==> flow/design.v <==
`timescale 1ns / 1ps
module CPU_Set(
    input CLK,
	 input reset,
	 input [15:0]camera,
	 input [15:0] move_command,
	 input [15:0] data_out,
	 output reg [23:0] memory_location,
	 output reg [15:0] memory_input,
	 output reg [127:0] display,
	 output reg write_memory
    );
    parameter [14:0] termination_line = 15'd22;
	 parameter [4:0] stall = 5'd0;
    parameter [4:0] store = 5'd1;
    parameter [4:0] add = 5'd2;
    parameter [4:0] sub = 5'd3;
    parameter [4:0] move = 5'd4;
    parameter [4:0] sll = 5'd5;
    parameter [4:0] srl = 5'd6;
    parameter [4:0] load_hi_reg = 5'd7;
    parameter [4:0] load_lo_reg = 5'd8;
    parameter [4:0] jump = 5'd9;
    parameter [4:0] set_servo = 5'd10;
    parameter [4:0] load_cam = 5'd11;
    parameter [4:0] move_buffer = 5'd12;
    parameter [4:0] bne = 5'd13;
    parameter [4:0] beq = 5'd14;
    parameter [4:0] slt = 5'd15;
    parameter [4:0] AND = 5'd16;
    parameter [4:0] OR = 5'd17;
    parameter [4:0] NOT = 5'd18;
    parameter [4:0] load = 5'd19;
    parameter [4:0] loadl = 5'd20;
    parameter [4:0] storel = 5'd21;
    parameter [1:0] phase0 = 2'b00;
    parameter [1:0] phase1 = 2'b01;
    parameter [1:0] phase2 = 2'b10;
    parameter [2:0] reg0 = 3'b000;
    parameter [2:0] reg1 = 3'b001;
    parameter [2:0] reg2 = 3'b010;
    parameter [2:0] reg3 = 3'b011;
    parameter [2:0] reg4 = 3'b100;
    parameter [2:0] reg5 = 3'b101;
    parameter [2:0] reg6 = 3'b110;    
	 reg [15:0] word;
	 reg [14:0] pc_counter;
	 reg [7:0] right_servo;  
	 reg [7:0] left_servo;
	 reg [7:0] hi_part;
	 reg [2:0] reg_to_store;
	 reg [1:0] phase;
	 reg memory_flag;
	 reg memory_ready;
	 reg load_store;  
	 reg [15:0] r0;
	 reg [15:0] r1;
	 reg [15:0] r2;
	 reg [15:0] r3;
	 reg [15:0] r4;
	 reg [15:0] r5;
	 reg [15:0] r6;
	 reg [15:0] r7;
	 reg [15:0] tempA;
	 reg [15:0] tempB;
	 reg [10:0] jump_amount;  
	 always@(posedge CLK)
	 begin 
		if(reset)
		begin
			word <= 16'b0;
			pc_counter <= 15'b0;
			right_servo <= 8'b0;
			left_servo <= 8'b0;
			hi_part <= 8'b0;
			reg_to_store <= 3'b0;
			phase <= 2'b11;
			memory_flag <= 1'b0;
			memory_ready <= 1'b0;
			write_memory <= 1'b0;
			load_store <= 1'b1;
			r0 <= 16'b0;
			r1 <= 16'b0;
			r2 <= 16'b0;
			r3 <= 16'b0;
			r4 <= 16'b0;
			r5 <= 16'b0;
			r6 <= 16'b0;
			r7 <= 16'b0;
			jump_amount <= 11'b0;
			memory_location <= 24'b0;
			memory_input <= 16'b0;
			display <= 128'b0;
		end
		else
		begin
		if(pc_counter > termination_line )
            phase <= phase0;
		else
			phase <= phase + 1'b1;	
        case(phase) 
            phase0:
            begin 
					word <= data_out;
					if(memory_flag)
					begin
					  case(reg_to_store)
							reg0: memory_input <= r0;
							reg1:	memory_input <= r1;
							reg2:	memory_input <= r2;
							reg3:	memory_input <= r3;
							reg4:	memory_input <= r4;
							reg5:	memory_input <= r5;
							reg6:	memory_input <= r6;
							default: memory_input <= r7;
					  endcase	
					  memory_ready <= 1'b1;
					end
					else if(data_out[15:11] == loadl)
					begin
						memory_location <= {16'b0, data_out[7:0]};
						memory_ready <= 1'b1;
						reg_to_store <= data_out[10:8];
						load_store <= 1'b1;
					end
					else if(data_out[15:11] == storel)
					begin
						memory_location <= {16'b0, data_out[7:0]};
						memory_ready <= 1'b1;
						load_store <= 1'b0;
						write_memory <= 1'b1;
						case(data_out[10:8])
							reg0: memory_input <= r0;
							reg1:	memory_input <= r1;
							reg2:	memory_input <= r2;
							reg3:	memory_input <= r3;
							reg4:	memory_input <= r4;
							reg5:	memory_input <= r5;
							reg6:	memory_input <= r6;
							default: memory_input <= r7;
					  endcase	
					end
            end
            phase1:
            begin
                if(memory_flag)
                begin
                  write_memory <= ~(load_store);
						memory_location <= {hi_part,word};
						hi_part <= 1'b0;
						memory_flag <= 1'b0;
                end
                else 
                begin
						case(word[15:11])  
							load:
							begin
								 memory_flag <= 1'b1;
								 load_store <= 1'b1;
								 reg_to_store <= word[10:8];
								 hi_part <= word[7:0];
							end
							store:
							begin
								 memory_flag <= 1'b1;
								 load_store <= 1'b0;
								 reg_to_store <= word[10:8];
								 hi_part <= word[7:0];
							end
							add:
							begin
								 case(word[7:5]) 
									  reg0: tempA = r0; 
									  reg1: tempA = r1; 
									  reg2: tempA = r2; 
									  reg3: tempA = r3; 
									  reg4: tempA = r4; 
									  reg5: tempA = r5; 
									  reg6: tempA = r6; 
									  default: tempA = r7;
								 endcase					
								 case(word[4:2]) 
									  reg0: tempB = r0; 
									  reg1: tempB = r1; 
									  reg2: tempB = r2; 
									  reg3: tempB = r3; 
									  reg4: tempB = r4; 
									  reg5: tempB = r5; 
									  reg6: tempB = r6; 
									  default: tempB = r7;
								 endcase					
								 case(word[10:8]) 
									  reg0: r0 <= tempA + tempB;  
									  reg1: r1 <= tempA + tempB;
									  reg2: r2 <= tempA + tempB;
									  reg3: r3 <= tempA + tempB;
									  reg4: r4 <= tempA + tempB;
									  reg5: r5 <= tempA + tempB;
									  reg6: r6 <= tempA + tempB;
									  default: r7 <= tempA + tempB;
								 endcase					
							end
							sub:
							begin
								 case(word[7:5]) 
									  reg0: tempA = r0; 
									  reg1: tempA = r1; 
									  reg2: tempA = r2; 
									  reg3: tempA = r3; 
									  reg4: tempA = r4; 
									  reg5: tempA = r5; 
									  reg6: tempA = r6; 
									  default: tempA = r7;
								 endcase					
								 case(word[4:2]) 
									  reg0: tempB= r0; 
									  reg1: tempB = r1; 
									  reg2: tempB = r2; 
									  reg3: tempB = r3; 
									  reg4: tempB = r4; 
									  reg5: tempB = r5; 
									  reg6: tempB = r6; 
									  default: tempB = r7;
								 endcase					
								 case(word[10:8]) 
									  reg0: r0 <= tempA - tempB;  
									  reg1: r1 <= tempA - tempB;
									  reg2: r2 <= tempA - tempB;
									  reg3: r3 <= tempA - tempB;
									  reg4: r4 <= tempA - tempB;
									  reg5: r5 <= tempA - tempB;
									  reg6: r6 <= tempA - tempB;
									  default: r7 <= tempA - tempB;
								 endcase
							end
							move:
							begin
								 case(word[7:5]) 
									  reg0: tempA = r0; 
									  reg1: tempA = r1; 
									  reg2: tempA = r2; 
									  reg3: tempA = r3; 
									  reg4: tempA = r4; 
									  reg5: tempA = r5; 
									  reg6: tempA = r6; 
									  default: tempA = r7;
								 endcase					
								 case(word[10:8]) 
									  reg0: r0 <= tempA;
									  reg1: r1 <= tempA;
									  reg2: r2 <= tempA;
									  reg3: r3 <= tempA;
									  reg4: r4 <= tempA;
									  reg5: r5 <= tempA;
									  reg6: r6 <= tempA;
									  default: r7 <= tempA;
								 endcase
							end
							sll:
							begin
								 case(word[7:5]) 
									  reg0: tempA = r0 << word[4:1]; 
									  reg1: tempA = r1 << word[4:1]; 
									  reg2: tempA = r2 << word[4:1]; 
									  reg3: tempA = r3 << word[4:1]; 
									  reg4: tempA = r4 << word[4:1]; 
									  reg5: tempA = r5 << word[4:1]; 
									  reg6: tempA = r6 << word[4:1]; 
									  default: tempA = r7 << word[4:1];
								 endcase					
								 case(word[10:8]) 
									  reg0: r0 <= tempA;
									  reg1: r1 <= tempA;
									  reg2: r2 <= tempA;
									  reg3: r3 <= tempA;
									  reg4: r4 <= tempA;
									  reg5: r5 <= tempA;
									  reg6: r6 <= tempA;
									  default: r7 <= tempA;
								 endcase
							end
							srl:
							begin
								 case(word[7:5]) 
									  reg0: tempA = r0 >> word[4:1]; 
									  reg1: tempA = r1 >> word[4:1]; 
									  reg2: tempA = r2 >> word[4:1]; 
									  reg3: tempA = r3 >> word[4:1]; 
									  reg4: tempA = r4 >> word[4:1]; 
									  reg5: tempA = r5 >> word[4:1]; 
									  reg6: tempA = r6 >> word[4:1]; 
									  default: tempA = r7 >> word[4:1];
								 endcase					
								 case(word[10:8]) 
									  reg0: r0 <= tempA;
									  reg1: r1 <= tempA;
									  reg2: r2 <= tempA;
									  reg3: r3 <= tempA;
									  reg4: r4 <= tempA;
									  reg5: r5 <= tempA;
									  reg6: r6 <= tempA;
									  default: r7 <= tempA;
								 endcase
							end
							load_hi_reg:
							begin
								 case(word[10:8]) 
									  reg0: r0[15:8] <= word[7:0];
									  reg1: r1[15:8] <= word[7:0];
									  reg2: r2[15:8] <= word[7:0];
									  reg3: r3[15:8] <= word[7:0];
									  reg4: r4[15:8] <= word[7:0];
									  reg5: r5[15:8] <= word[7:0];
									  reg6: r6[15:8] <= word[7:0];
									  default: r7[15:8] <= word[7:0];
								 endcase
							end
							load_lo_reg:
							begin
								 case(word[10:8]) 
									  reg0: r0[7:0] <= word[7:0];
									  reg1: r1[7:0] <= word[7:0];
									  reg2: r2[7:0] <= word[7:0];
									  reg3: r3[7:0] <= word[7:0];
									  reg4: r4[7:0] <= word[7:0];
									  reg5: r5[7:0] <= word[7:0];
									  reg6: r6[7:0] <= word[7:0];
									  default: r7[7:0] <= word[7:0];
								 endcase
							end
							jump:
							begin
								 jump_amount <= word[10:0];
							end
							set_servo:
							begin
								 case(word[10:8]) 
									  reg0:
									  begin
											right_servo <= r0[7:0];
											left_servo <= r0[15:8];
									  end
									  reg1:
									  begin
											right_servo <= r1[7:0];
											left_servo <= r1[15:8];
									  end
									  reg2:
									  begin
											right_servo <= r2[7:0];
											left_servo <= r2[15:8];
									  end
									  reg3:
									  begin
											right_servo <= r3[7:0];
											left_servo <= r3[15:8];
									  end
									  reg4:
									  begin
											right_servo <= r4[7:0];
											left_servo <= r4[15:8];
									  end
									  reg5:
									  begin
											right_servo <= r5[7:0];
											left_servo <= r5[15:8];
									  end
									  reg6:
									  begin
											right_servo <= r6[7:0];
											left_servo <= r6[15:8];
									  end
									  default:
									  begin
											right_servo <= r7[7:0];
											left_servo <= r7[15:8];
									  end
								 endcase
							end
							load_cam:
							begin
								 case(word[10:8]) 
									  reg0: r0 <= camera;
									  reg1: r1 <= camera;
									  reg2: r2 <= camera;
									  reg3: r3 <= camera;
									  reg4: r4 <= camera;
									  reg5: r5 <= camera;
									  reg6: r6 <= camera;
									  default: r7 <= camera;
								 endcase
							end
							move_buffer:
							begin
								 case(word[10:8]) 
									  reg0: r0 <= move_command;
									  reg1: r1 <= move_command;
									  reg2: r2 <= move_command;
									  reg3: r3 <= move_command;
									  reg4: r4 <= move_command;
									  reg5: r5 <= move_command;
									  reg6: r6 <= move_command;
									  default: r7 <= move_command;
								 endcase
							end
							bne:
							begin
								 case(word[10:8]) 
									  reg0: tempA = r0; 
									  reg1: tempA = r1; 
									  reg2: tempA = r2; 
									  reg3: tempA = r3; 
									  reg4: tempA = r4; 
									  reg5: tempA = r5; 
									  reg6: tempA = r6; 
									  default: tempA = r7;
								 endcase					
								 case(word[7:5]) 
									  reg0: tempB= r0; 
									  reg1: tempB = r1; 
									  reg2: tempB = r2; 
									  reg3: tempB = r3; 
									  reg4: tempB = r4; 
									  reg5: tempB = r5; 
									  reg6: tempB = r6; 
									  default: tempB = r7;
								 endcase		
								 if(tempA != tempB)
								 begin
									  jump_amount <= {6'b0, word[4:0]};
								 end
								 else
								 begin
									  jump_amount <= 11'b0;
								 end
							end
							beq:
							begin
								 case(word[10:8]) 
									  reg0: tempA = r0; 
									  reg1: tempA = r1; 
									  reg2: tempA = r2; 
									  reg3: tempA = r3; 
									  reg4: tempA = r4; 
									  reg5: tempA = r5; 
									  reg6: tempA = r6; 
									  default: tempA = r7;
								 endcase					
								 case(word[7:5]) 
									  reg0: tempB = r0; 
									  reg1: tempB = r1; 
									  reg2: tempB = r2; 
									  reg3: tempB = r3; 
									  reg4: tempB = r4; 
									  reg5: tempB = r5; 
									  reg6: tempB = r6; 
									  default: tempB = r7;
								 endcase		
								 if(tempA == tempB)
								 begin
									  jump_amount <= {6'b0 , word[4:0]};
								 end
								 else
								 begin
									  jump_amount <= 11'b0;
								 end
							end
							slt:
							begin
								 case(word[7:5]) 
									  reg0: tempA = r0; 
									  reg1: tempA = r1; 
									  reg2: tempA = r2; 
									  reg3: tempA = r3; 
									  reg4: tempA = r4; 
									  reg5: tempA = r5; 
									  reg6: tempA = r6; 
									  default: tempA = r7;
								 endcase					
								 case(word[4:2]) 
									  reg0: tempB = r0; 
									  reg1: tempB = r1; 
									  reg2: tempB = r2; 
									  reg3: tempB = r3; 
									  reg4: tempB = r4; 
									  reg5: tempB = r5; 
									  reg6: tempB = r6; 
									  default: tempB = r7;
								 endcase		
								 case(word[10:8]) 
									  reg0: r0 <= tempA < tempB;
									  reg1: r1 <= tempA < tempB;
									  reg2: r2 <= tempA < tempB;
									  reg3: r3 <= tempA < tempB;
									  reg4: r4 <= tempA < tempB;
									  reg5: r5 <= tempA < tempB;
									  reg6: r6 <= tempA < tempB;
									  default: r7 <= tempA < tempB;
								 endcase
							end
							AND:
							begin
								 case(word[7:5]) 
									  reg0: tempA = r0; 
									  reg1: tempA = r1; 
									  reg2: tempA = r2; 
									  reg3: tempA = r3; 
									  reg4: tempA = r4; 
									  reg5: tempA = r5; 
									  reg6: tempA = r6; 
									  default: tempA = r7;
								 endcase					
								 case(word[4:2]) 
									  reg0: tempB = r0; 
									  reg1: tempB = r1; 
									  reg2: tempB = r2; 
									  reg3: tempB = r3; 
									  reg4: tempB = r4; 
									  reg5: tempB = r5; 
									  reg6: tempB = r6; 
									  default: tempB = r7;
								 endcase		
								 case(word[10:8]) 
									  reg0: r0 <= tempA & tempB;
									  reg1: r1 <= tempA & tempB;
									  reg2: r2 <= tempA & tempB;
									  reg3: r3 <= tempA & tempB;
									  reg4: r4 <= tempA & tempB;
									  reg5: r5 <= tempA & tempB;
									  reg6: r6 <= tempA & tempB;
									  default: r7 <= tempA & tempB;
								 endcase
							end
							OR:
							begin
								 case(word[7:5]) 
									  reg0: tempA = r0; 
									  reg1: tempA = r1; 
									  reg2: tempA = r2; 
									  reg3: tempA = r3; 
									  reg4: tempA = r4; 
									  reg5: tempA = r5; 
									  reg6: tempA = r6; 
									  default: tempA = r7;
								 endcase					
								 case(word[4:2]) 
									  reg0: tempB = r0; 
									  reg1: tempB = r1; 
									  reg2: tempB = r2; 
									  reg3: tempB = r3; 
									  reg4: tempB = r4; 
									  reg5: tempB = r5; 
									  reg6: tempB = r6; 
									  default: tempB = r7;
								 endcase		
								 case(word[10:8]) 
									  reg0: r0 <= tempA | tempB;
									  reg1: r1 <= tempA | tempB;
									  reg2: r2 <= tempA | tempB;
									  reg3: r3 <= tempA | tempB;
									  reg4: r4 <= tempA | tempB;
									  reg5: r5 <= tempA | tempB;
									  reg6: r6 <= tempA | tempB;
									  default: r7 <= tempA | tempB;
								 endcase
							end
							NOT:
							begin
								 case(word[7:5]) 
									  reg0: tempA = r0; 
									  reg1: tempA = r1; 
									  reg2: tempA = r2; 
									  reg3: tempA = r3; 
									  reg4: tempA = r4; 
									  reg5: tempA = r5; 
									  reg6: tempA = r6; 
									  default: tempA = r7;
								 endcase
								 case(word[10:8]) 
									  reg0: r0 <= ~(tempA);
									  reg1: r1 <= ~(tempA);
									  reg2: r2 <= ~(tempA);
									  reg3: r3 <= ~(tempA);
									  reg4: r4 <= ~(tempA);
									  reg5: r5 <= ~(tempA);
									  reg6: r6 <= ~(tempA);
									  default: r7 <= ~(tempA);
								 endcase
							end
							storel:
							begin
								write_memory <= 1'b0;
							end
							default:
							begin
							end
						endcase
               end
            end
            phase2:
				begin
					write_memory <= 1'b0;
					if (memory_ready && load_store)
					begin
						memory_ready <= 1'b0;
						case(reg_to_store)
							reg0: r0 <= data_out;
							reg1:	r1 <= data_out;
							reg2:	r2 <= data_out;
							reg3:	r3 <= data_out;
							reg4:	r4 <= data_out;
							reg5:	r5 <= data_out;
							reg6:	r6 <= data_out;
							default: r7 <= data_out;
						endcase
					end
					if(jump_amount > 1'b0)
					begin
						if(jump_amount[0] == 1'b1)
						begin
							memory_location <= {9'b0,pc_counter - jump_amount[10:1]};
							pc_counter <= pc_counter - jump_amount[10:1];
						end
						else
						begin
							memory_location <= {9'b0,pc_counter + jump_amount[10:1]};
							pc_counter <= pc_counter + jump_amount[10:1];
						end
						jump_amount <= 11'b0;
					end
					else
					begin
						memory_location <= {9'b0,pc_counter + 1'b1};
						pc_counter <= pc_counter + 1'b1;
					end
				end
            default:  
            begin
					display <= {r7,r6,r5,r4,r3,r2,r1,r0};
            end				
        endcase
	 end
		end
endmodule
# == Reports on CPU_Set ==
# Module CPU_Set before and after one edit of its RTL, step after step.
# "orig" refers to lines of the RTL above, "edited" to lines of the edited file.
# "delta": "edited" minus "orig" as printed here. "change_rel_pct": 100 x difference / "orig".
# A cell with -- has no value.
# setup
top_module,CPU_Set
clk_port,CLK
lib,sky130hd
lib_corner,tt_025C_1v80

# == The edit ==
# Unified diff, file above to edited file.
# A script made this edit. It changes what the design does and was not meant as an optimisation.
# begin of diff
@@ -620,5 +620,5 @@
 						begin
 							memory_location <= {9'b0,pc_counter - jump_amount[10:1]};
-							pc_counter <= pc_counter - jump_amount[10:1];
+							pc_counter <= pc_counter ^ jump_amount[10:1];
 						end
 						else
# end of diff

# == Word-level counts ==
# Source: Yosys, flattened and elaborated, memories not mapped. Widths are those after wreduce. Registers that Yosys merges into a memory's read port (data or address) are not register bits. Print and check cells do not count.
# bits
element,orig,edited,delta,change_rel_pct
register_bits,355,355,0,0.00
inputBits,50,50,0,0.00
output_inout_bits,169,169,0,0.00
word_cells,658,659,1,0.15
# classes
element,orig,edited,delta,change_rel_pct
add_sub_neg,6,6,0,0.00
compare,3,3,0,0.00
eq_ne,184,184,0,0.00
shifts,16,16,0,0.00
muxes,375,375,0,0.00
logic,4,5,1,25.00
n_reduce_logical,41,41,0,0.00
# op_table
cell,orig,edited,delta
XOR 15 x 10 -> 15 bit,0,1,1
# Unchanged operator kinds not shown: 62.

# == Depth ==
# Longest topological path by Yosys (ltp), each cell counted once; first at word level (registers and memories cut), then after technology mapping (sequential cells cut; the memories' decode and read muxes count).
# depth
element,orig,edited,delta,change_rel_pct
word_depth,11,11,0,0.00
ABC_AREA,0,0,--,--
mapped_depth,22,21,-1,-4.55
mapped_depth_nobuf,19,17,-2,-10.53

# == Netlist ==
# The flow's flattened synthesis, as Yosys stat reports it; memories are mapped. The netlist is that of the ABC_AREA named above (0 if unset); the other value can give another one.
# by_type
cell,orig,edited,delta,change_rel_pct
sky130_fd_sc_hd__nand3_1,206,75,-131,-63.59
sky130_fd_sc_hd__nand3b_1,12,81,69,575.00
sky130_fd_sc_hd__nand2_1,222,268,46,20.72
sky130_fd_sc_hd__o21ai_0,249,213,-36,-14.46
sky130_fd_sc_hd__inv_1,85,118,33,38.82
sky130_fd_sc_hd__nor2_1,412,443,31,7.52
sky130_fd_sc_hd__a22oi_1,44,71,27,61.36
sky130_fd_sc_hd__nor2b_1,33,60,27,81.82
sky130_fd_sc_hd__a21oi_1,208,234,26,12.50
sky130_fd_sc_hd__buf_1,65,46,-19,-29.23
sky130_fd_sc_hd__a31oi_1,60,42,-18,-30.00
sky130_fd_sc_hd__buf_2,39,57,18,46.15
sky130_fd_sc_hd__o21bai_1,9,27,18,200.00
sky130_fd_sc_hd__mux4_2,56,41,-15,-26.79
sky130_fd_sc_hd__nand2b_1,50,35,-15,-30.00
sky130_fd_sc_hd__o211ai_1,41,54,13,31.71
sky130_fd_sc_hd__o2111ai_1,3,16,13,433.33
sky130_fd_sc_hd__nor3_1,75,63,-12,-16.00
# Unchanged cell types not shown: 10.
# The list need not be complete.
# mapped
element,orig,edited,delta,change_rel_pct
stdcells,3610,3736,126,3.49
yosys_area_um2,27936.8,28937.8,1001.0,3.58
seq_area_um2,7106.8,7106.8,0.0,0.00
flip_flops,355,355,0,0.00
n_buf,394,395,1,0.25

# == Path before layout ==
# OpenSTA on the mapped netlist: ideal clock, no wires. The path of least setup slack (recovery checks aside). Input and output delay are each 20% of the period. Register names are those of the netlist, which keeps one name where synthesis merged equal registers.
# synth_timing
element,orig,edited,delta,change_rel_pct
kind,reg-to-reg,reg-to-reg,--,--
from,register word[2],register word[3],--,--
to,register r2[0],register r0[14],--,--
period_ns,10.0,10.0,0.0,0.00
setup_ns,0.117,0.060,-0.057,--
launch_ns,0.000,0.000,0.000,--
arrival_time_ns,4.881,5.123,0.242,4.96
required_time_ns,9.883,9.940,0.057,0.58
setup_slack_ns,5.002,4.818,-0.184,--
path_delay_ns,4.998,5.183,0.185,3.70
stages,17,19,2,11.76
path_buffers,5,5,0,0.00
synth_period_reached_ns,4.998,5.182,0.184,3.68
# "path_delay_ns" = arrival - input delay + setup time.
# "stages" counts driving pins, that of a launching flip-flop among them; a cell with two outputs on the path counts twice.
# "synth_period_reached_ns" = period - worst setup slack (recovery checks aside). The figure is calculated, with input and output delays left at 20% of the set period.
# The rows between start and end are the longest chain of elaborated cells between them; the timing report does not say that the signal goes this way. Where chains are equally long, one stands for them.
# A line is the first line of the expression or statement that the cell stems from. Yosys adds cells for indexed reads and writes and turns some case tables into memories.
# At most two assigning lines are given for a register; there are more.
# synth_between_orig
cell_sequence,sky130_fd_sc_hd__dfxtp_1 > sky130_fd_sc_hd__clkbuf_1 > sky130_fd_sc_hd__clkbuf_1 > sky130_fd_sc_hd__clkbuf_1 > sky130_fd_sc_hd__buf_1 > sky130_fd_sc_hd__mux4_2 > sky130_fd_sc_hd__o221a_2 > sky130_fd_sc_hd__ha_1 > sky130_fd_sc_hd__clkbuf_1 > sky130_fd_sc_hd__or4_1 > sky130_fd_sc_hd__or4_1 > sky130_fd_sc_hd__a31oi_1 > sky130_fd_sc_hd__o311a_1 > sky130_fd_sc_hd__nor4_1 > sky130_fd_sc_hd__nor4_1 > sky130_fd_sc_hd__o311ai_1 > sky130_fd_sc_hd__a32o_1
elab_chain_len,11
cone_cells,61
cone_classes,2 x add/sub; 1 x compare; 6 x eq/ne; 16 x shift; 33 x mux; 2 x logic; 1 x reduce/logical
# synth_lines_orig
element,line,text
"start, declared",46,reg [15:0] word;
"start, assigned",71,word <= 16'b0;
"start, assigned",104,word <= data_out;
equality test 3 bit,480,case(word[4:2])
case mux 16 bit (select 7 bit),480,
two-way mux 16 bit,155,case(word[15:11])
two-way mux 16 bit,146,if(memory_flag)
two-way mux 16 bit,101,case(phase)
two-way mux 16 bit,69,if(reset)
< comparator 16 bit,493,reg2: r2 <= tempA < tempB;
two-way mux 8 bit,490,case(word[10:8])
case mux 8 bit (select 12 bit),155,
two-way mux 8 bit,146,
case mux 8 bit (select 2 bit),101,
"end, assigned",195,reg2: r2 <= tempA + tempB;
"end, assigned",228,reg2: r2 <= tempA - tempB;
"end, declared",58,reg [15:0] r2;
# synth_between_edited
cell_sequence,sky130_fd_sc_hd__dfxtp_1 > sky130_fd_sc_hd__clkbuf_1 > sky130_fd_sc_hd__buf_1 > sky130_fd_sc_hd__buf_1 > sky130_fd_sc_hd__clkbuf_1 > sky130_fd_sc_hd__nand3_1 > sky130_fd_sc_hd__clkbuf_1 > sky130_fd_sc_hd__o32a_1 > sky130_fd_sc_hd__ha_1 > sky130_fd_sc_hd__fa_1 > sky130_fd_sc_hd__or2_2 > sky130_fd_sc_hd__a221oi_1 > sky130_fd_sc_hd__o2111ai_1 > sky130_fd_sc_hd__a31oi_1 > sky130_fd_sc_hd__o211ai_1 > sky130_fd_sc_hd__o311a_1 > sky130_fd_sc_hd__a31o_2 > sky130_fd_sc_hd__a41oi_1 > sky130_fd_sc_hd__mux2_2
elab_chain_len,11
cone_cells,55
cone_classes,2 x add/sub; 6 x eq/ne; 16 x shift; 28 x mux; 2 x logic; 1 x reduce/logical
# synth_lines_edited
element,line,text
"start, declared",46,reg [15:0] word;
"start, assigned",71,word <= 16'b0;
"start, assigned",104,word <= data_out;
equality test 3 bit,215,case(word[4:2])
case mux 16 bit (select 7 bit),215,
two-way mux 16 bit,155,case(word[15:11])
two-way mux 16 bit,146,if(memory_flag)
two-way mux 16 bit,101,case(phase)
two-way mux 16 bit,69,if(reset)
subtractor 16 bit,226,reg0: r0 <= tempA - tempB;
two-way mux 8 bit,225,case(word[10:8])
case mux 8 bit (select 12 bit),155,
two-way mux 8 bit,146,
case mux 8 bit (select 2 bit),101,
"end, assigned",193,reg0: r0 <= tempA + tempB;
"end, assigned",226,
"end, declared",56,reg [15:0] r0;

# == Worst path after layout ==
# Path of least setup slack in the final report of each run of set A (OpenROAD, finished layout, wires in). Where an end is a register, its clock arrival counts in the times.
# layout_timing
element,orig,edited,delta,change_rel_pct
kind,reg-to-reg,reg-to-reg,--,--
from,register word[6],register word[5],--,--
to,register r6[7],register r4[14],--,--
period_ns,6.77,6.77,0.00,0.00
setup_ns,0.15,0.05,-0.10,--
launch_ns,0.57,0.58,0.01,1.75
arrival_time_ns,6.22,6.10,-0.12,-1.93
required_time_ns,7.20,7.28,0.08,1.11
setup_slack_ns,0.97,1.18,0.21,--
stages,13,18,5,38.46
path_buffers,0,2,2,--
# The rows between start and end are the longest chain of elaborated cells between them; the timing report does not say that the signal goes this way. Where chains are equally long, one stands for them.
# At most two assigning lines are given for a register; there are more.
# layout_between_orig
cell_sequence,sky130_fd_sc_hd__dfxtp_4 > sky130_fd_sc_hd__nor2b_1 > sky130_fd_sc_hd__a221oi_1 > sky130_fd_sc_hd__a21oi_1 > sky130_fd_sc_hd__ha_1 > sky130_fd_sc_hd__a21oi_1 > sky130_fd_sc_hd__o21bai_1 > sky130_fd_sc_hd__a21oi_1 > sky130_fd_sc_hd__a21oi_1 > sky130_fd_sc_hd__a221o_1 > sky130_fd_sc_hd__a221o_1 > sky130_fd_sc_hd__o221ai_2 > sky130_fd_sc_hd__o21ai_0
elab_chain_len,11
cone_cells,46
cone_classes,2 x add/sub; 6 x eq/ne; 34 x mux; 3 x logic; 1 x reduce/logical
# layout_lines_orig
element,line,text
"start, declared",46,reg [15:0] word;
"start, assigned",71,word <= 16'b0;
"start, assigned",104,word <= data_out;
equality test 3 bit,205,case(word[7:5])
case mux 16 bit (select 7 bit),205,
two-way mux 16 bit,155,case(word[15:11])
two-way mux 16 bit,146,if(memory_flag)
two-way mux 16 bit,101,case(phase)
two-way mux 16 bit,69,if(reset)
subtractor 16 bit,232,reg6: r6 <= tempA - tempB;
two-way mux 8 bit,225,case(word[10:8])
case mux 8 bit (select 12 bit),155,
two-way mux 8 bit,146,
case mux 8 bit (select 2 bit),101,
"end, assigned",199,reg6: r6 <= tempA + tempB;
"end, assigned",232,
"end, declared",62,reg [15:0] r6;
# layout_between_edited
cell_sequence,sky130_fd_sc_hd__dfxtp_4 > sky130_fd_sc_hd__buf_12 > sky130_fd_sc_hd__nor2b_1 > sky130_fd_sc_hd__a22o_1 > sky130_fd_sc_hd__nand2_1 > sky130_fd_sc_hd__a21oi_2 > sky130_fd_sc_hd__inv_1 > sky130_fd_sc_hd__fa_1 > sky130_fd_sc_hd__or2_2 > sky130_fd_sc_hd__a221oi_1 > sky130_fd_sc_hd__o2111ai_1 > sky130_fd_sc_hd__a31oi_1 > sky130_fd_sc_hd__o211ai_1 > sky130_fd_sc_hd__o311a_1 > sky130_fd_sc_hd__a31o_2 > sky130_fd_sc_hd__a41oi_1 > sky130_fd_sc_hd__buf_4 > sky130_fd_sc_hd__mux2_2
elab_chain_len,11
cone_cells,46
cone_classes,2 x add/sub; 6 x eq/ne; 34 x mux; 3 x logic; 1 x reduce/logical
# layout_lines_edited
element,line,text
"start, declared",46,reg [15:0] word;
"start, assigned",71,word <= 16'b0;
"start, assigned",104,word <= data_out;
equality test 3 bit,205,case(word[7:5])
case mux 16 bit (select 7 bit),205,
two-way mux 16 bit,155,case(word[15:11])
two-way mux 16 bit,146,if(memory_flag)
two-way mux 16 bit,101,case(phase)
two-way mux 16 bit,69,if(reset)
subtractor 16 bit,230,reg4: r4 <= tempA - tempB;
two-way mux 8 bit,225,case(word[10:8])
case mux 8 bit (select 12 bit),155,
two-way mux 8 bit,146,
case mux 8 bit (select 2 bit),101,
"end, assigned",197,reg4: r4 <= tempA + tempB;
"end, assigned",230,
"end, declared",60,reg [15:0] r4;

# == Measured runs ==
# Runs of the flow (Yosys, OpenROAD) on both versions; the two runs of a pair have the same settings. The constraints put input and output delay at 20% of the set period each and load the outputs with 0.01 pF.
# flow_settings_set_A
period_ns,6.77
CAP_MARGIN,20
CORE_MARGIN,2
CORE_UTILIZATION,40
SLEW_MARGIN,20
# results_set_A
element,orig,edited,delta,change_rel_pct
synth_chip_area_um2,27936.8,28937.8,1001.0,3.58
die_um2,71971.5,74512.6,2541.1,3.53
post_route_stdcell_area_um2,32376.1,33687.3,1311.2,4.05
fin_util_pct,47.0,47.0,0.0,--
ws_setup_ns,0.974,1.180,0.206,--
setup_tns_ns,0.000,0.000,0.000,--
ws_hold_ns,0.451,0.472,0.021,--
final_power_uw,16468,13166,-3302,-20.05
period_reached_ns,5.796,5.590,-0.206,-3.55
# flow_settings_set_B
ABC_AREA,0
CELL_PAD_IN_SITES_DETAIL_PLACEMENT,2
CELL_PAD_IN_SITES_GLOBAL_PLACEMENT,1
CORE_ASPECT_RATIO,0.85
CORE_UTILIZATION,26
CTS_CLUSTER_SIZE,47
GPL_TIMING_DRIVEN,1
PLACE_DENSITY,0.71
SETUP_SLACK_MARGIN,-0.03
SLEW_MARGIN,0
TNS_END_PERCENT,25
period_ns,8.15
CAP_MARGIN,20
CORE_MARGIN,2
# results_set_B
element,orig,edited,delta,change_rel_pct
synth_chip_area_um2,27936.8,28937.8,1001.0,3.58
die_um2,110096.0,113993.0,3897.0,3.54
post_route_stdcell_area_um2,33241.9,34161.5,919.6,2.77
fin_util_pct,31.3,31.1,-0.2,--
ws_setup_ns,1.773,1.698,-0.075,--
setup_tns_ns,0.000,0.000,0.000,--
ws_hold_ns,0.461,0.478,0.017,--
final_power_uw,14552,11348,-3204,-22.02
period_reached_ns,6.377,6.452,0.075,1.18
# "period_reached_ns" = clock period - worst setup slack. The figure is calculated, with input and output delays left at 20% of the set period.
# "final_power_uw" is the tool's figure for a default switching activity; nothing was simulated.
